==> flow/design.v <==
`timescale 1ns / 1ps
module mac #(
	  parameter N = 16
    )(
    input clk,rst,ce,
    input [N-1:0] a,
    input [N-1:0] b,
    input [N-1:0] c,
    output reg [N-1:0] p
    );
always@(posedge clk)
 begin
    if(rst)
    begin
        p<=0;
    end
    else if(ce)
    begin
        p <= (a*b+c);
    end
 end
endmodule
module variable_shift_reg #(parameter width = 8, parameter size = 3) (
input clk,
input ce,
input rst,
input [width-1:0] data_in,
output [width-1:0] data_out
);
reg [width-1:0] sr [size-1:0];
generate
genvar i;
for(i = 0;i < size;i = i + 1)
begin
    always@(posedge clk)
    begin
        if(rst)
        begin
            sr[i] <= 'd0;
        end
        else
        begin
            if(ce)
            begin
                if(i == 'd0)
                begin
                    sr[i] <= data_in;
                end
                else
                begin
                    sr[i] <= sr[i-1];
                end
            end
        end
    end
end
endgenerate
assign data_out = sr[size-1];
endmodule
module convolver #(
parameter n = 9'h010,
parameter k = 9'h003,
parameter s = 1,
parameter N = 16
)(
input clk,
input ce,
input global_rst,
input [N-1:0] activation,
input [(k*k)*16-1:0] weight1,
output[N-1:0] conv_op,
output valid_conv,
output end_conv
);
reg [31:0] count,count2,count3,row_count;
reg en1,en2,en3;
wire [15:0] tmp [k*k+1:0];
wire [15:0] weight [0:k*k-1];
generate
	genvar l;
	for(l=0;l<k*k;l=l+1)
	begin
      assign weight [l][N-1:0] = weight1[N*l +: N];
	end
endgenerate
assign tmp[0] = 32'h0000000;
generate
genvar i;
  for(i = 0;i<k*k;i=i+1)
  begin: MAC
    if((i+1)%k ==0)
    begin
      if(i==k*k-1)
      begin
      mac #(.N(N)) mac(
        .clk(clk),
        .ce(ce),
        .rst(global_rst),
        .a(activation),
        .b(weight[i]),
        .c(tmp[i]),
        .p(conv_op)
        );
      end
      else
      begin
      wire [N-1:0] tmp2;
      mac #(.N(N)) mac(
        .clk(clk),
        .ce(ce),
        .rst(global_rst),
        .a(activation),
        .b(weight[i]),
        .c(tmp[i]),
        .p(tmp2)
        );
      variable_shift_reg #(.width(N),.size(n-k)) SR (
          .clk(clk),
          .ce(ce),
          .rst(global_rst),
          .data_in(tmp2),
          .data_out(tmp[i+1])
          );
      end
    end
    else
    begin
   mac #(.N(N)) mac2(
      .clk(clk),
      .ce(ce),
      .rst(global_rst),
      .a(activation),
      .b(weight[i]),
      .c(tmp[i]),
      .p(tmp[i+1])
      );
    end
  end
endgenerate
always@(posedge clk)
begin
  if(global_rst)
  begin
    count <=0;
    count2<=0;
    count3<=0;
    row_count <= 0;
    en1<=0;
    en2<=1;
    en3<=0;
  end
  else if(ce)
  begin
    if(count == (k-1)*n+k-1)
    begin
      en1 <= 1'b1;
      count <= count+1'b1;
    end
    else
    begin
      count<= count+1'b1;
    end
  if(en1 && en2)
  begin
    if(count2 == n-k)
    begin
      count2 <= 0;
      en2 <= 0 ;
      row_count <= row_count + 1'b1;
    end
    else
    begin
      count2 <= count2 + 1'b1;
    end
  end
  if(~en2)
  begin
  if(count3 == k-2)
  begin
    count3<=0;
    en2 <= 1'b1;
  end
  else
    count3 <= count3 + 1'b1;
  end
  if((((count2 + 1) % s == 0) && (row_count % s == 0))||(count3 == k-2)&&(row_count % s == 0)||(count == (k-1)*n+k-1))
  begin
    en3 <= 1;
  end
  else
    en3 <= 0;
  end
end
	assign end_conv = (count>= n*n+2) ? 1'b1 : 1'b0;
	assign valid_conv = (en1&&en2&&en3);
endmodule
From RTL to reports: convolver

What the tools print for convolver, step after step.
Line numbers count from 1 in the design file above.
Operators carry their Yosys type and port widths (W data, S select, Z words).
Cell names lack the library's common part.
Not given: -

Design top: convolver
Clock: clk
Standard-cell library: sky130hd
Timing corner: tt_025C_1v80

Elaborated design

Yosys after proc, flatten, opt, wreduce and memory -nomap, before mapping. Enables and synchronous resets that opt folds into registers are not counted as muxes. Print and check cells are not counted. Equal cells are merged and count once.

Output and inout port bits: 18
Input bits: 163
Memory cells: 0
Memory bits (writable): 0
ROM bits: 0
Bits in registers: 659
Latch bits: 0
Clocked read ports x word width: 0

Shifts and indexed selects: 0
Mux-type cells: 7
Bitwise operators: 1
Eq/ne operators: 3
$add $sub $neg: 11
$mul: 9
Divide/modulo/power cells: 0
Reduce/logical cells: 5
$lt $le $gt $ge: 1

Operator list:

| cell                    | count |
| $mul A16 B16 Y16        | 9 |
| $add A16 B16 Y16        | 8 |
| $add A32 B1 Y32 const B | 3 |
| $mux W32                | 2 |
| $eq A32 B1 Y1 const B   | 1 |
| $eq A32 B4 Y1 const B   | 1 |
| $eq A32 B6 Y1 const B   | 1 |
| $ge A32 B9 Y1 const B   | 1 |
| $reduce_and A2 Y1       | 3 |
| $mux W1                 | 5 |
| $logic_and A1 B1 Y1     | 2 |
| $not A1 Y1              | 1 |

Longest topological paths

Yosys ltp: most cells in a row. Word level: on the elaborated netlist, between registers, memories and ports. Mapped: between sequential cells and ports; inverters and the memories' decode and read muxes count.

Depth in word-level cells: 5
ABC_AREA: 1
Mapped depth: 33

After synthesis

Yosys stat after the flow's synthesis: flattened, memories mapped to cells. It holds for the ABC_AREA given above (unset counts as 0); a run with the other value may have another netlist.
Totals and module areas in this step are rounded.

Chip area (Yosys): 67000 µm²
Sequential part of the area: 13000 µm²
Flip-flops: 659
Mapped cells: 9315
Buffer cells: 450

Cell types:

| cell     | count |
| fa_1     | 832 |
| dfxtp_1  | 659 |
| inv_1    | 2239 |
| nand2_1  | 1950 |
| ha_1     | 471 |
| nor2_1   | 1050 |
| o21ai_0  | 597 |
| clkbuf_1 | 356 |
| a21oi_1  | 256 |
| nand3_1  | 208 |
| xor2_1   | 118 |
| xnor2_1  | 103 |
| nor3_1   | 79 |
| nand4_1  | 56 |
| nand3b_1 | 35 |
| nor4_1   | 40 |
| buf_1    | 55 |
| o211ai_1 | 26 |

Other cell types: 35; their cells: 185.

Worst setup path after synthesis

Path of least setup slack by OpenSTA after synthesis, without wires, with an ideal clock, recovery checks aside; 20% of the period is set as input and as output delay. Where synthesis merged equal registers, the netlist keeps one of their names.

Path kind: input -> register
Start: input activation[10]
End: register MAC[1].genblk1.mac2.p[14]
Stages on the path: 26
Clock period: 8000 ps
Delay of the path: 5200 ps
Arrival time: 6742 ps
Required time: 7942 ps
Path slack: 1199 ps
Setup time: 58 ps
Launch time at the first pin: 1600 ps
Synthesis period reached: 6801 ps

"delay of the path" = arrival - input delay + setup time.
"stages on the path" counts driving pins, that of a launching flip-flop among them; a cell with two outputs on the path counts twice.
"synthesis period reached" is the clock period less the worst setup slack; recovery checks do not enter. This is arithmetic on one report: input and output delays are still those of the set period (20% each).
Between the ends stands the longest chain of elaborated cells between them, by number of cells; it is not shown to be the way that was timed. Of several equally long chains one is given.
A line is the first line of the expression or statement that the cell stems from. Yosys adds cells for indexed reads and writes and turns some case tables into memories.

Cells stage by stage: buf_2 > buf_2 > buf_2 > buf_1 > nand2_1 > inv_1 > fa_1 > inv_1 > fa_1 > inv_1 > fa_1 > inv_1 > fa_1 > inv_1 > fa_1 > inv_1 > fa_1 > inv_1 > ha_1 > nand2_1 > nor3_1 > nand3_1 > a31o_2 > nand3_1 > o211ai_1 > inv_1
Length of the longest elaborated chain: 2
Elaborated cells between the ends (all ways): 2
Source lines of those cells: 1

Ends and longest elaborated chain, after synthesis:

| item             | RTL line | text |
| from (decl)      | 69       | `input [N-1:0] activation,` |
| $mul A16 B16 Y16 | 19       | `p <= (a*b+c);` |
| $add A16 B16 Y16 | 19       |  |
| to (assign)      | 15       | `p<=0;` |
| to (assign)      | 19       |  |
| to (decl)        | 9        | `output reg [N-1:0] p` |

Path in the finished layout

Path of least setup slack in the final report of flow run A (OpenROAD, finished layout, wires in). Where an end is a register, its clock arrival counts in the times.
The path's times are printed in steps of 10 ps; the period is the one set.

Path kind: input -> register
Start: input activation[3]
End: register MAC[8].genblk1.genblk1.mac.p[12]
Setup time: 50 ps
Launch time at the first pin: 1600 ps
Clock period: 8000 ps
Arrival time: 8510 ps
Stages on the path: 25
Path slack: 110 ps
Required time: 8620 ps

Between the ends stands the longest chain of elaborated cells between them, by number of cells; it is not shown to be the way that was timed. Of several equally long chains one is given.

Cells stage by stage: buf_2 > buf_2 > buf_2 > buf_2 > nand2_1 > fa_1 > inv_1 > ha_1 > ha_1 > inv_1 > fa_1 > inv_1 > fa_1 > inv_1 > fa_1 > inv_1 > ha_1 > a21o_1 > nor2_1 > nand3_1 > nand2_1 > inv_1 > o21ai_0 > o211ai_1 > inv_1
Length of the longest elaborated chain: 2
Elaborated cells between the ends (all ways): 2
Source lines of those cells: 1

Ends and longest elaborated chain, after layout:

| item             | RTL line | text |
| from (decl)      | 69       | `input [N-1:0] activation,` |
| $mul A16 B16 Y16 | 19       | `p <= (a*b+c);` |
| $add A16 B16 Y16 | 19       |  |
| to (assign)      | 15       | `p<=0;` |
| to (assign)      | 19       |  |
| to (decl)        | 9        | `output reg [N-1:0] p` |

# Flow runs of convolver

Measured results for convolver: 4 stored runs of the Yosys and OpenROAD flow on sky130hd. The settings differ; the order carries no meaning. The constraints put input and output delay at 20% of the set period each and load the outputs with 0.01 pF.
"period achieved" = clock period - worst setup slack. The figure is calculated, with input and output delays left at 20% of the set period.
"power consumption" rests on the timing tool's default activity at the inputs, not on a simulated workload.
The results are shown rounded.

## Flow run A

==> flow/run.sh <==
#!/bin/bash
# the make line also repeats the synthesis and layout settings of config.mk as NAME=value (left out here)
make -C /OpenROAD-flow-scripts/flow DESIGN_CONFIG=/design/flow/config.mk WORK_HOME=/design/flow/orfs CLKGATE_MAP_FILE= finish
==> flow/config.mk <==
export PLATFORM = sky130hd
export DESIGN_NAME = convolver
export DESIGN_NICKNAME = convolver
export VERILOG_FILES = /design/flow/design.v
export SDC_FILE = /design/flow/constraint.sdc
export NUM_CORES = 4
export LEC_CHECK = 0
export ABC_AREA = 1
export CAP_MARGIN = 10
export CELL_PAD_IN_SITES_GLOBAL_PLACEMENT = 3
export CORE_ASPECT_RATIO = 1.2
export CORE_MARGIN = 2
export CORE_UTILIZATION = 39
export CTS_CLUSTER_SIZE = 33
export GPL_TIMING_DRIVEN = 0
export MAX_ROUTING_LAYER = met4
export SLEW_MARGIN = 40
export TNS_END_PERCENT = 30
==> flow/constraint.sdc <==
create_clock -name core_clock -period 8.0 [get_ports {clk}]
set_input_delay 1.6000 -clock core_clock [delete_from_list [all_inputs] [get_ports {clk}]]
set_output_delay 1.6000 -clock core_clock [all_outputs]
set_load 0.01 [all_outputs]

| result of flow run A | value |
|---|---|
| utilization after layout | 44 % |
| netlist area reported by Yosys | 67000 µm² |
| period achieved | 7888 ps |
| power consumption | 28000 µW |
| worst-case hold slack | 440 ps |
| final setup TNS | 0 ps |
| overall die area | 180000 µm² |
| worst slack on setup checks | 110 ps |
| standard-cell area after layout | 75000 µm² |

## Flow run B

==> flow/run.sh <==
#!/bin/bash
# the make line also repeats the synthesis and layout settings of config.mk as NAME=value (left out here)
make -C /OpenROAD-flow-scripts/flow DESIGN_CONFIG=/design/flow/config.mk WORK_HOME=/design/flow/orfs CLKGATE_MAP_FILE= finish
==> flow/config.mk <==
export PLATFORM = sky130hd
export DESIGN_NAME = convolver
export DESIGN_NICKNAME = convolver
export VERILOG_FILES = /design/flow/design.v
export SDC_FILE = /design/flow/constraint.sdc
export NUM_CORES = 4
export LEC_CHECK = 0
export CAP_MARGIN = 20
export CORE_MARGIN = 2
export CORE_UTILIZATION = 40
export SLEW_MARGIN = 20
==> flow/constraint.sdc <==
create_clock -name core_clock -period 4.21 [get_ports {clk}]
set_input_delay 0.8420 -clock core_clock [delete_from_list [all_inputs] [get_ports {clk}]]
set_output_delay 0.8420 -clock core_clock [all_outputs]
set_load 0.01 [all_outputs]

| result of flow run B | value |
|---|---|
| utilization after layout | 51 % |
| netlist area reported by Yosys | 63000 µm² |
| period achieved | 5506 ps |
| power consumption | 63000 µW |
| worst-case hold slack | 470 ps |
| final setup TNS | -66000 ps |
| overall die area | 160000 µm² |
| worst slack on setup checks | -1300 ps |
| standard-cell area after layout | 80000 µm² |

## Flow run C

==> flow/run.sh <==
#!/bin/bash
# the make line also repeats the synthesis and layout settings of config.mk as NAME=value (left out here)
make -C /OpenROAD-flow-scripts/flow DESIGN_CONFIG=/design/flow/config.mk WORK_HOME=/design/flow/orfs CLKGATE_MAP_FILE= finish
==> flow/config.mk <==
export PLATFORM = sky130hd
export DESIGN_NAME = convolver
export DESIGN_NICKNAME = convolver
export VERILOG_FILES = /design/flow/design.v
export SDC_FILE = /design/flow/constraint.sdc
export NUM_CORES = 4
export LEC_CHECK = 0
export CAP_MARGIN = 40
export CELL_PAD_IN_SITES_DETAIL_PLACEMENT = 2
export CORE_MARGIN = 2
export CORE_UTILIZATION = 40
export CTS_CLUSTER_DIAMETER = 268
export GPL_ROUTABILITY_DRIVEN = 0
export PLACE_DENSITY = 0.61
export SETUP_SLACK_MARGIN = 1.48
export SLEW_MARGIN = 20
export TNS_END_PERCENT = 15
==> flow/constraint.sdc <==
create_clock -name core_clock -period 7.29 [get_ports {clk}]
set_input_delay 1.4580 -clock core_clock [delete_from_list [all_inputs] [get_ports {clk}]]
set_output_delay 1.4580 -clock core_clock [all_outputs]
set_load 0.01 [all_outputs]

Flow run C: no results, routing failed with GRT-0116

## Flow run D

==> flow/run.sh <==
#!/bin/bash
# the make line also repeats the synthesis and layout settings of config.mk as NAME=value (left out here)
make -C /OpenROAD-flow-scripts/flow DESIGN_CONFIG=/design/flow/config.mk WORK_HOME=/design/flow/orfs CLKGATE_MAP_FILE= finish
==> flow/config.mk <==
export PLATFORM = sky130hd
export DESIGN_NAME = convolver
export DESIGN_NICKNAME = convolver
export VERILOG_FILES = /design/flow/design.v
export SDC_FILE = /design/flow/constraint.sdc
export NUM_CORES = 4
export LEC_CHECK = 0
export CAP_MARGIN = 35
export CELL_PAD_IN_SITES_DETAIL_PLACEMENT = 2
export CORE_MARGIN = 8
export CORE_UTILIZATION = 40
export CTS_CLUSTER_DIAMETER = 268
export GPL_ROUTABILITY_DRIVEN = 0
export MAX_ROUTING_LAYER = met4
export PLACE_DENSITY = 0.61
export SETUP_SLACK_MARGIN = 1.48
export SLEW_MARGIN = 20
export TNS_END_PERCENT = 15
==> flow/constraint.sdc <==
create_clock -name core_clock -period 7.29 [get_ports {clk}]
set_input_delay 1.4580 -clock core_clock [delete_from_list [all_inputs] [get_ports {clk}]]
set_output_delay 1.4580 -clock core_clock [all_outputs]
set_load 0.01 [all_outputs]

Flow run D: no results, routing failed with GRT-0232
